==> flow/design.v <==
module alu(
    input   wire    [4:0]   opcode,
    input   wire    [15:0]  a,
    input   wire    [15:0]  b,
    output  logic   [15:0]  out
);
always_comb begin
    casez (opcode)
        5'd0:    out = a + b;
        5'd1:    out = a - b;
        5'd2:    out = $signed(a) * $signed(b);
        5'd3:    out = a & b;
        5'd4:     out = a | b;
        5'd5:    out = a ^ b;
        5'd6:    out = a << b;
        5'd7:    out = a >> b;
        5'd8:   out = $signed(a) >>> b;
        5'd9:     out = 16'(a == b);
        5'd10:    out = 16'(a != b);
        5'd11:     out = 16'($signed(a) < $signed(b));
        5'd12:     out = 16'($signed(a) <= $signed(b));
        5'd13:     out = 16'($signed(a) > $signed(b));
        5'd14:     out = 16'($signed(a) >= $signed(b));
        5'd15:    out = 16'(a < b);
        default: out = 16'b0;
    endcase
end
endmodule
module stack
#(
    parameter WIDTH = 5,  
    parameter SIZE  = 32
)
(
    input wire clk,
    input wire [WIDTH-1:0] mem_dout_addr0,
    output wire [15:0] mem_dout0,
    input wire [WIDTH-1:0] mem_dout_addr1,
    output wire [15:0] mem_dout1,
    input wire we,
    input wire [WIDTH-1:0] mem_din_addr,
    input wire [15:0] mem_din
);
reg [15:0] data [SIZE-1:0];
always @(posedge clk) begin
    if (we) begin
        data[mem_din_addr] <= mem_din;
    end
end
assign mem_dout0 = data[mem_dout_addr0];  
assign mem_dout1 = data[mem_dout_addr1];  
endmodule
module rstack
#(
    parameter WIDTH         = 4,
    parameter SIZE          = 16,
    parameter DATA_WIDTH    = 13
)
(
    input   wire                    clk,
    input   wire [WIDTH-1:0]        mem_dout_addr,
    output  wire [DATA_WIDTH-1:0]   mem_dout,
    input   wire                    we,
    input   wire [WIDTH-1:0]        mem_din_addr,
    input   wire [DATA_WIDTH-1:0]   mem_din
);
reg [DATA_WIDTH-1:0] data [SIZE-1:0];
always @(posedge clk) begin
    if (we) begin
        data[mem_din_addr] <= mem_din;
    end
end
assign mem_dout = data[mem_dout_addr];  
endmodule
module cpu
#(
    parameter CODE_ADDR_WIDTH   = 13,
    parameter DATA_ADDR_WIDTH   = 13,
    parameter STACK_DEPTH       = 5,
    parameter RSTACK_DEPTH      = 4,
    parameter FP                = (1 << 13) - (1 << 6) * 6 - 16 - 16 * 4
)
(
    input   wire                        clk,
    input   wire                        reset,           
    input   wire                        resume,          
    output  wire [CODE_ADDR_WIDTH-1:0]  code_addr,       
    input   wire [15:0]                 instruction,     
    output  wire [DATA_ADDR_WIDTH-1:0]  mem_addr,        
    input   wire [15:0]                 mem_din,         
    output  wire                        mem_dout_we,     
    output  wire [15:0]                 mem_dout         
);
reg     [STACK_DEPTH-1:0] sp;    
logic   [STACK_DEPTH-1:0] sp_new;
wire    [STACK_DEPTH-1:0] sp_plus_1  = sp + 1;
wire    [STACK_DEPTH-1:0] sp_minus_1 = sp - 1;
wire    [15:0] stack_top;        
logic   [15:0] stack_top_new;
wire    [15:0] stack_pre_top;    
logic write_to_stack;            
stack #(
    .WIDTH(STACK_DEPTH),
    .SIZE(1 << STACK_DEPTH)
)
stack(
    .clk(clk),
    .mem_dout_addr0(sp),
    .mem_dout0(stack_top),
    .mem_dout_addr1(sp_minus_1),
    .mem_dout1(stack_pre_top),
    .we(write_to_stack),
    .mem_din_addr(sp_new),
    .mem_din(stack_top_new)
);
reg     [RSTACK_DEPTH-1:0] rsp;              
logic   [RSTACK_DEPTH-1:0] rsp_new;
reg     [CODE_ADDR_WIDTH-1:0] rstack_top;    
logic   [CODE_ADDR_WIDTH-1:0] rstack_top_new;
logic write_to_rstack;                       
rstack #(
    .WIDTH(RSTACK_DEPTH),
    .SIZE(1 << RSTACK_DEPTH),
    .DATA_WIDTH(CODE_ADDR_WIDTH)
)
rstack(
    .clk(clk),
    .mem_dout_addr(rsp),
    .mem_dout(rstack_top),
    .we(write_to_rstack),
    .mem_din_addr(rsp_new),
    .mem_din(rstack_top_new)
);
wire [15:0] instr       = reset ? 18944 : instruction;  
wire [15:0] instr_simm9 = {{7{instr[8]}}, instr[8:0]};
wire [15:0] instr_imm13 = {3'b0, instr[12:0]};
wire [4:0]  opcode      = instr[14:10];
wire cmd_type   = instr[15];     
wire mode       = instr[9];      
reg     [CODE_ADDR_WIDTH-1:0] pc;    
logic   [CODE_ADDR_WIDTH-1:0] pc_new;
wire    [CODE_ADDR_WIDTH-1:0] pc_plus_1 = pc + 1;
wire    [CODE_ADDR_WIDTH-1:0] pc_jz     = (~|stack_top) ? instr_imm13[12:0] : pc_plus_1;
reg     [DATA_ADDR_WIDTH-1:0] fp;    
logic   [DATA_ADDR_WIDTH-1:0] fp_new;
reg     wait_flag;
logic   wait_flag_new;
assign code_addr = pc_new;
wire [DATA_ADDR_WIDTH-1:0] mem_abs_addr =  (mode ?
                                            fp :
                                            stack_top[DATA_ADDR_WIDTH-1:0]
                                            ) + instr_simm9[DATA_ADDR_WIDTH-1:0];
assign mem_dout_we   = (!cmd_type && opcode == 5'd17) ? 1'b1 : 1'b0;
assign mem_dout      = mode ? stack_top : stack_pre_top;
assign mem_addr = mem_abs_addr;
wire [15:0] alu_x = mode ? stack_top : stack_pre_top;
wire [15:0] alu_y = mode ? instr_simm9 : stack_top;
wire [15:0] alu_out;
wire is_alu = !cmd_type && opcode < 5'd16;
alu alu(
    .opcode(opcode),
    .a(alu_x),
    .b(alu_y),
    .out(alu_out)
);
always_comb begin
    casez ({cmd_type, opcode, wait_flag, resume})
        8'b?_??_???_?_1:     pc_new = pc_plus_1;          
        8'b?_??_???_1_0,                                  
        {1'b0, 5'd23, 2'b0}: pc_new = pc;                 
        8'b1_00_???_0_0,                                  
        8'b1_10_???_0_0:     pc_new = instr_imm13[12:0];  
        8'b1_01_???_0_0:     pc_new = pc_jz;              
        {1'b0, 5'd20, 2'b0}:  pc_new = rstack_top;         
        default:             pc_new = pc_plus_1;
    endcase
end
always_comb begin
    case ({cmd_type, opcode})
        {1'b0, 5'd18}: fp_new = fp - instr_simm9[DATA_ADDR_WIDTH-1:0];
        {1'b0, 5'd20}:    fp_new = fp + instr_simm9[DATA_ADDR_WIDTH-1:0];
        {1'b0, 5'd19}: fp_new = stack_top[DATA_ADDR_WIDTH-1:0];
        default:         fp_new = fp;
    endcase
end
always_comb begin
    casez ({cmd_type, opcode})
        6'b1_10_???: rstack_top_new = pc_plus_1;  
        default:     rstack_top_new = DATA_ADDR_WIDTH'('x);
    endcase
end
always_comb begin
    casez ({cmd_type, opcode})
        6'b1_10_???:  rsp_new = rsp + 1;  
        {1'b0, 5'd20}: rsp_new = rsp - 1;
        default:      rsp_new = rsp;
    endcase
end
always_comb begin
    casez ({cmd_type, opcode})
        6'b1_10_???: write_to_rstack = 1'b1;  
        default:     write_to_rstack = 1'b0;
    endcase
end
always_comb begin
    casez ({cmd_type, is_alu, opcode})
        {2'b00, 5'd16},
        7'b01?????:         sp_new = mode ? sp : sp_minus_1;     
        {2'b00, 5'd17}:    sp_new = mode ? sp_minus_1 : sp - 2;
        {2'b00, 5'd19},
        {7'b10_01_???}:     sp_new = sp_minus_1;                 
        {2'b00, 5'd21},
        {2'b00, 5'd22},
        7'b10_11_???:       sp_new = sp_plus_1;                  
        default:            sp_new = sp;                         
    endcase
end
always_comb begin
    casez ({cmd_type, is_alu, opcode})
        7'b01?????:         stack_top_new = alu_out;         
        {2'b00, 5'd21}: stack_top_new = instr_simm9;
        {2'b00, 5'd22}:  stack_top_new = mem_din;
        7'b10_11_???:       stack_top_new = instr_imm13;     
        default:            stack_top_new = 16'bx;
    endcase
end
always_comb begin
    casez ({cmd_type, is_alu, opcode})
        7'b01?????,                                  
        {2'b00, 5'd21},
        {2'b00, 5'd22},
        7'b10_11_???:       write_to_stack = 1'b1;   
        default:            write_to_stack = 1'b0;
    endcase
end
always_comb begin
    casez({cmd_type, opcode, resume})
        {1'b0, 5'd23, 1'b0}: wait_flag_new = 1'b1;
        {7'b?_?????_1}:      wait_flag_new = 1'b0;
        default:             wait_flag_new = wait_flag;
    endcase
end
always_ff @(posedge clk) begin
    if (reset) begin
        pc  <= {CODE_ADDR_WIDTH{1'b1}};
        sp  <= STACK_DEPTH'(0);
        rsp <= RSTACK_DEPTH'(0);
        fp  <= DATA_ADDR_WIDTH'(FP);
        wait_flag <= 1'b0;
    end else begin
        pc  <= pc_new;
        sp  <= sp_new;
        rsp <= rsp_new;
        fp  <= fp_new;
        wait_flag <= wait_flag_new;
    end
end
endmodule
# ---- Step by step through the tools: cpu
# Module cpu before and after one edit of its RTL, step after step.
# Lines under "orig" count in the file above, lines under "edited" in the edited file.
# "diff" is "edited" less "orig", of the values as shown.
# Cell names lack the library's common part.
# A cell with n/a has no value.
dict set report design {
  design {cpu}
  clock_port {clk}
  lib {sky130hd}
  lib_corner {tt_025C_1v80}
}

# ---- Edit of the RTL
# The edit as a unified diff against the file above.
# The edited RTL no longer does the same as the RTL above: the edit was made by script, with no optimisation intended.
# begin of diff
@@ -22,5 +22,5 @@
         5'd13:     out = 16'($signed(a) > $signed(b));
         5'd14:     out = 16'($signed(a) >= $signed(b));
-        5'd15:    out = 16'(a < b);
+        5'd15:    out = 16'(a >= b);
         default: out = 16'b0;
     endcase
# end of diff

# ---- Word level
# Source: Yosys, flattened and elaborated, memories not mapped. Widths are those after wreduce. Print and check cells do not count.
# Memory sizes are those after Yosys's memory passes, which may raise the word count (mostly to a power of two), join words into wider ones and drop unused or constant bits.
# element orig edited diff
set word_totals {}
lappend word_totals {reg_bits 36 36 0}
lappend word_totals {mem_bits_rw 720 720 0}
lappend word_totals {clocked_rd_ports_x_width 29 29 0}
lappend word_totals {n_memories 2 2 0}
lappend word_totals {out_inout_bits 43 43 0}
lappend word_totals {elab_cells 107 107 0}
# element orig edited diff
set op_classes {}
lappend op_classes {n_addsub 11 11 0}
lappend op_classes {mul 1 1 0}
lappend op_classes {n_cmp 6 6 0}
lappend op_classes {eq_ne 37 37 0}
lappend op_classes {shift 3 3 0}
lappend op_classes {mux 26 26 0}
lappend op_classes {bitwise 3 3 0}
lappend op_classes {n_reduce_logical 13 13 0}
# element orig edited
set memory_table {}
lappend memory_table {memory_list {stack.data 32x16 r2 w1; rstack.data 16x13 r1 w1} {stack.data 32x16 r2 w1; rstack.data 16x13 r1 w1}}
# cell orig edited diff
set ops {}
lappend ops {{< comparator 16 bit} 2 1 -1}
lappend ops {{>= comparator 16 bit} 1 2 1}
lappend ops {{== test 5 x 4 -> 1 bit with constant B} 8 8 0}
lappend ops {{== test 7 x 5 -> 1 bit with constant B} 5 5 0}
lappend ops {{2-to-1 mux 1 bit} 5 5 0}
lappend ops {{== test 5 x 3 -> 1 bit with constant B} 4 4 0}
lappend ops {{== test 5 bit with constant B} 4 4 0}
lappend ops {{2-to-1 mux 13 bit} 4 4 0}
lappend ops {{2-to-1 mux 16 bit} 4 4 0}
lappend ops {{2-to-1 mux 5 bit} 4 4 0}
lappend ops {{OR reduction 2 bit} 4 4 0}
lappend ops {{== test 6 x 5 -> 1 bit with constant B} 3 3 0}
lappend ops {{adder 13 bit} 2 2 0}
lappend ops {{== test 4 bit with constant B} 2 2 0}
lappend ops {{== test 5 x 2 -> 1 bit with constant B} 2 2 0}
lappend ops {{== test 8 x 7 -> 1 bit with constant B} 2 2 0}
lappend ops {{logical AND 1 bit} 2 2 0}
lappend ops {{2-to-1 mux 4 bit} 2 2 0}
lappend ops {{adder 13 x 1 -> 13 bit with constant B} 1 1 0}
lappend ops {{adder 16 bit} 1 1 0}
lappend ops {{adder 4 x 1 -> 4 bit with constant B} 1 1 0}
lappend ops {{adder 5 x 1 -> 5 bit with constant B} 1 1 0}
lappend ops {{AND 16 bit} 1 1 0}
lappend ops {{== test 16 bit} 1 1 0}
lappend ops {{== test 2 x 1 -> 1 bit with constant B} 1 1 0}
lappend ops {{== test 2 bit with constant B} 1 1 0}
lappend ops {{== test 3 bit with constant B} 1 1 0}
lappend ops {{== test 5 x 1 -> 1 bit with constant B} 1 1 0}
# Not every row of either side is listed.

# ---- Depth
# Depth = most cells in a row (Yosys ltp): at word level without a register or memory, in the mapped netlist without a sequential cell, where the memories' decode and read muxes count.
# element orig edited diff
set depth {}
lappend depth {word_depth 7 7 0}
lappend depth {abc_area 0 0 n/a}
lappend depth {ltp_mapped 41 40 -1}
lappend depth {depth_no_buf 32 32 0}

# ---- Mapped cells and area
# Source: synth_stat.txt of the flow (Yosys; design flattened, memories mapped). It holds for the ABC_AREA given above (unset counts as 0); a run with the other value may have another netlist.
# element orig edited diff
set synth_totals {}
lappend synth_totals {cells 3301 3354 53}
lappend synth_totals {synth_area_um2 44813.0 44695.4 -117.6}
lappend synth_totals {sequential_area_um2 22341.4 22341.4 0.0}
lappend synth_totals {ff_cells 756 756 0}
lappend synth_totals {buffers 207 209 2}
# type orig edited diff
set types {}
lappend types {a21oi_1 109 147 38}
lappend types {nor2_1 245 273 28}
lappend types {a22oi_1 32 54 22}
lappend types {a21o_1 42 21 -21}
lappend types {buf_2 24 41 17}
lappend types {o21ai_0 109 93 -16}
lappend types {mux2_2 15 30 15}
lappend types {mux4_2 316 305 -11}
lappend types {buf_8 11 0 -11}
lappend types {o21a_1 8 19 11}
lappend types {buf_4 13 23 10}
lappend types {o22ai_1 38 47 9}
lappend types {mux2i_1 110 102 -8}
lappend types {xor2_1 29 21 -8}
lappend types {a211oi_1 27 19 -8}
lappend types {a22o_1 16 8 -8}
lappend types {or2_2 19 12 -7}
lappend types {buf_6 26 20 -6}
# Not every row of either side is listed.
# By module: a second synthesis without flattening, with its own total; a netlist apart from the flattened one above.
# element orig edited diff
set hier_totals {}
lappend hier_totals {cells_unflattened 3822 3835 13}
lappend hier_totals {hier_area_um2 45842.7 45821.4 -21.3}
# Each row is one instance without its submodules.
# mod n_inst n_cells area_um2 seq_area_um2
set by_module_orig {}
lappend by_module_orig {stack 1 1696 24796.3 15374.7}
lappend by_module_orig {alu 1 1171 8383.0 0.0}
lappend by_module_orig {rstack 1 342 7982.7 6246.0}
lappend by_module_orig {cpu 1 613 4680.7 720.7}
# mod n_inst n_cells area_um2 seq_area_um2
set by_module_edited {}
lappend by_module_edited {stack 1 1696 24796.3 15374.7}
lappend by_module_edited {alu 1 1184 8361.8 0.0}
lappend by_module_edited {rstack 1 342 7982.7 6246.0}
lappend by_module_edited {cpu 1 613 4680.7 720.7}

# ---- Path before layout
# OpenSTA on the mapped netlist: ideal clock, no wires. The path of least setup slack (recovery checks aside). Input and output delay are each 20% of the period. Register names are those of the netlist, which keeps one name where synthesis merged equal registers.
# element orig edited diff
set synth_path {}
lappend synth_path {path_type reg2reg in2reg n/a}
lappend synth_path {from {register sp[0]} {input instruction[9]} n/a}
lappend synth_path {to {memory stack.data[0][15]} {memory stack.data[0][15]} n/a}
lappend synth_path {clock_period_ns 10.0 10.0 0.0}
lappend synth_path {setup_time_ns 0.343 0.485 0.142}
lappend synth_path {launch_ns 0.000 2.000 2.000}
lappend synth_path {arrival_time_ns 9.260 9.233 -0.027}
lappend synth_path {required_ns 9.657 9.515 -0.142}
lappend synth_path {setup_slack_ns 0.396 0.282 -0.114}
lappend synth_path {path_delay_ns 9.603 7.718 -1.885}
lappend synth_path {stages 37 25 -12}
lappend synth_path {path_buffers 11 4 -7}
lappend synth_path {synth_period_reached_ns 9.604 9.718 0.114}
# "path_delay_ns" is the arrival time less input delay plus setup time.
# "stages" counts driving pins, that of a launching flip-flop among them; a cell with two outputs on the path counts twice.
# "synth_period_reached_ns" = period - worst setup slack (recovery checks aside). The figure is calculated, with input and output delays left at 20% of the set period.
dict set report synth_between_orig {
  cell_sequence {dfxtp_1 buf_6 buf_6 buf_8 buf_8 buf_6 clkinv_1 ha_1 buf_4 buf_2 buf_4 buf_2 buf_1 mux4_2 mux4_2 o22ai_1 a21oi_1 buf_2 ha_1 fa_1 inv_1 fa_1 inv_1 fa_1 fa_1 fa_1 inv_1 fa_1 inv_1 ha_1 and3_1 a211o_1 a21o_1 a21oi_1 xnor2_1 o221ai_1 a211o_1}
}
# element line_no
set synth_rtl_orig {}
lappend synth_rtl_orig {{from (decl)} 94} ;# reg     [STACK_DEPTH-1:0] sp;
lappend synth_rtl_orig {{from (assign)} 246} ;# sp  <= STACK_DEPTH'(0);
lappend synth_rtl_orig {{from (assign)} 252} ;# sp  <= sp_new;
lappend synth_rtl_orig {{to (decl)} 44} ;# reg [15:0] data [SIZE-1:0];
# orig: No chain of elaborated cells between the ends is given.
# Nets of the timed path that keep an RTL name, with a line that drives or declares them; the list need not be complete.
# net line_no
set synth_named_nets_orig {}
lappend synth_named_nets_orig {mem_dout[6] 154} ;# assign mem_dout      = mode ? stack_top : stack_pre_top;
dict set report synth_between_edited {
  cell_sequence {clkbuf_1 or2_2 clkbuf_1 clkbuf_1 clkbuf_1 mux2i_1 nand2_1 fa_1 fa_1 inv_1 fa_1 fa_1 inv_1 fa_1 fa_1 xnor2_1 xnor2_1 xnor2_1 xnor2_1 xnor3_1 xnor3_1 xnor2_1 xnor3_1 nand2_1 nand4_1}
}
# element line_no
set synth_rtl_edited {}
lappend synth_rtl_edited {{from (decl)} 88} ;# input   wire [15:0]                 instruction,
lappend synth_rtl_edited {{to (decl)} 44} ;# reg [15:0] data [SIZE-1:0];
# edited: No chain of elaborated cells between the ends is given.
# net line_no
set synth_named_nets_edited {}
lappend synth_named_nets_edited {mem_dout[10] 154} ;# assign mem_dout      = mode ? stack_top : stack_pre_top;

# ---- Path in the finished layout
# From the final timing report of each run of pair A: the path of least setup slack in the routed layout; clock arrival at registers is part of the times.
# element orig edited diff
set layout_path {}
lappend layout_path {path_type reg2reg in2out n/a}
lappend layout_path {from {register sp[1]} {input instruction[9]} n/a}
lappend layout_path {to {memory stack.data[3][15]} {output mem_addr[12]} n/a}
lappend layout_path {clock_period_ns 9.73 9.73 0.00}
lappend layout_path {setup_time_ns 0.26 n/a n/a}
lappend layout_path {launch_ns 0.67 1.95 1.28}
lappend layout_path {arrival_time_ns 9.68 7.25 -2.43}
lappend layout_path {required_ns 10.12 7.78 -2.34}
lappend layout_path {setup_slack_ns 0.44 0.53 0.09}
lappend layout_path {stages 31 22 -9}
lappend layout_path {path_buffers 3 4 1}
# The rows between start and end are the longest chain of elaborated cells between them; the timing report does not say that the signal goes this way. Where chains are equally long, one stands for them.
# Each line given opens the expression or statement behind the cell; cells for indexed reads and writes are added by Yosys, which also makes memories of some case tables.
dict set report layout_between_orig {
  cell_sequence {dfxtp_4 clkinvlp_4 ha_4 buf_4 buf_4 mux4_2 mux4_2 mux2i_1 o21ai_1 ha_1 inv_1 fa_1 fa_1 inv_1 fa_1 fa_1 inv_1 fa_1 fa_1 xor2_1 xnor2_1 xnor2_1 xnor2_1 xnor2_1 xnor2_1 xnor2_1 xnor3_1 xnor2_1 o221ai_1 a211o_1 buf_12}
}
# element line_no
set layout_rtl_orig {}
lappend layout_rtl_orig {{from (decl)} 94} ;# reg     [STACK_DEPTH-1:0] sp;
lappend layout_rtl_orig {{from (assign)} 246} ;# sp  <= STACK_DEPTH'(0);
lappend layout_rtl_orig {{from (assign)} 252} ;# sp  <= sp_new;
lappend layout_rtl_orig {{to (decl)} 44} ;# reg [15:0] data [SIZE-1:0];
# orig: No chain of elaborated cells between the ends is given.
# Nets of the timed path that keep an RTL name, with a line that drives or declares them; the list need not be complete.
# net line_no
set layout_named_nets_orig {}
lappend layout_named_nets_orig {stack.mem_din[15] 219} ;# casez ({cmd_type, is_alu, opcode})
dict set report layout_between_edited {
  cell_sequence {clkdlybuf4s50_1 buf_4 nor2_4 buf_4 nand3_2 nand2_1 ha_1 inv_1 fa_1 nor2b_1 o21ai_0 a21boi_0 o21ai_0 a21boi_0 o21ai_0 a21boi_0 o21ai_0 nand2b_1 a21o_1 a21oi_1 xnor2_1 clkdlybuf4s50_1}
  elab_chain_cells 3
  cone_cells 3
  classes_between {add/sub: 1; mux: 2}
}
# element line_no
set layout_rtl_edited {}
lappend layout_rtl_edited {{from (decl)} 88} ;# input   wire [15:0]                 instruction,
lappend layout_rtl_edited {{2-to-1 mux 16 bit} 134} ;# wire [15:0] instr       = reset ? 18944 : instruction;
lappend layout_rtl_edited {{2-to-1 mux 13 bit} 149} ;# wire [DATA_ADDR_WIDTH-1:0] mem_abs_addr =  (mode ?
lappend layout_rtl_edited {{adder 13 bit} 149}
lappend layout_rtl_edited {{to (decl)} 89} ;# output  wire [DATA_ADDR_WIDTH-1:0]  mem_addr,

# ---- Measured runs
# Runs of the flow (Yosys, OpenROAD) on both versions; the two runs of a pair have the same settings. The constraints put input and output delay at 20% of the set period each and load the outputs with 0.01 pF.
dict set report flow_settings_pair_A {
  CORE_UTILIZATION 40
  period_ns 9.73
  CAP_MARGIN 20
  CORE_MARGIN 2
  SLEW_MARGIN 20
}
# element orig edited diff
set results_pair_A {}
lappend results_pair_A {synth_area_um2 44813.0 44695.4 -117.6}
lappend results_pair_A {design.die.area_um2 114724.0 114427.0 -297.0}
lappend results_pair_A {layout_utilization_pct 46.3 45.9 -0.4}
lappend results_pair_A {setup_worst_slack_ns 0.436 0.530 0.094}
lappend results_pair_A {fin_power_mw 14.266 13.335 -0.931}
dict set report flow_settings_pair_B {
  ABC_AREA 1
  CAP_MARGIN 25
  CELL_PAD_IN_SITES_DETAIL_PLACEMENT 1
  CORE_UTILIZATION 39
  CTS_CLUSTER_DIAMETER 311
  PLACE_DENSITY 0.71
  period_ns 9.84
  CORE_MARGIN 2
  SLEW_MARGIN 20
}
# element orig edited diff
set results_pair_B {}
lappend results_pair_B {synth_area_um2 47580.6 46890.0 -690.6}
lappend results_pair_B {design.die.area_um2 124810.0 123019.0 -1791.0}
lappend results_pair_B {layout_utilization_pct 43.8 43.5 -0.3}
lappend results_pair_B {setup_worst_slack_ns 0.194 0.318 0.124}
lappend results_pair_B {fin_power_mw 13.497 12.957 -0.540}
# By "fin_power_mw" is meant OpenSTA's value without simulated activity: inputs other than the clock are taken to toggle once in ten clock periods, and the tool carries that through the logic.
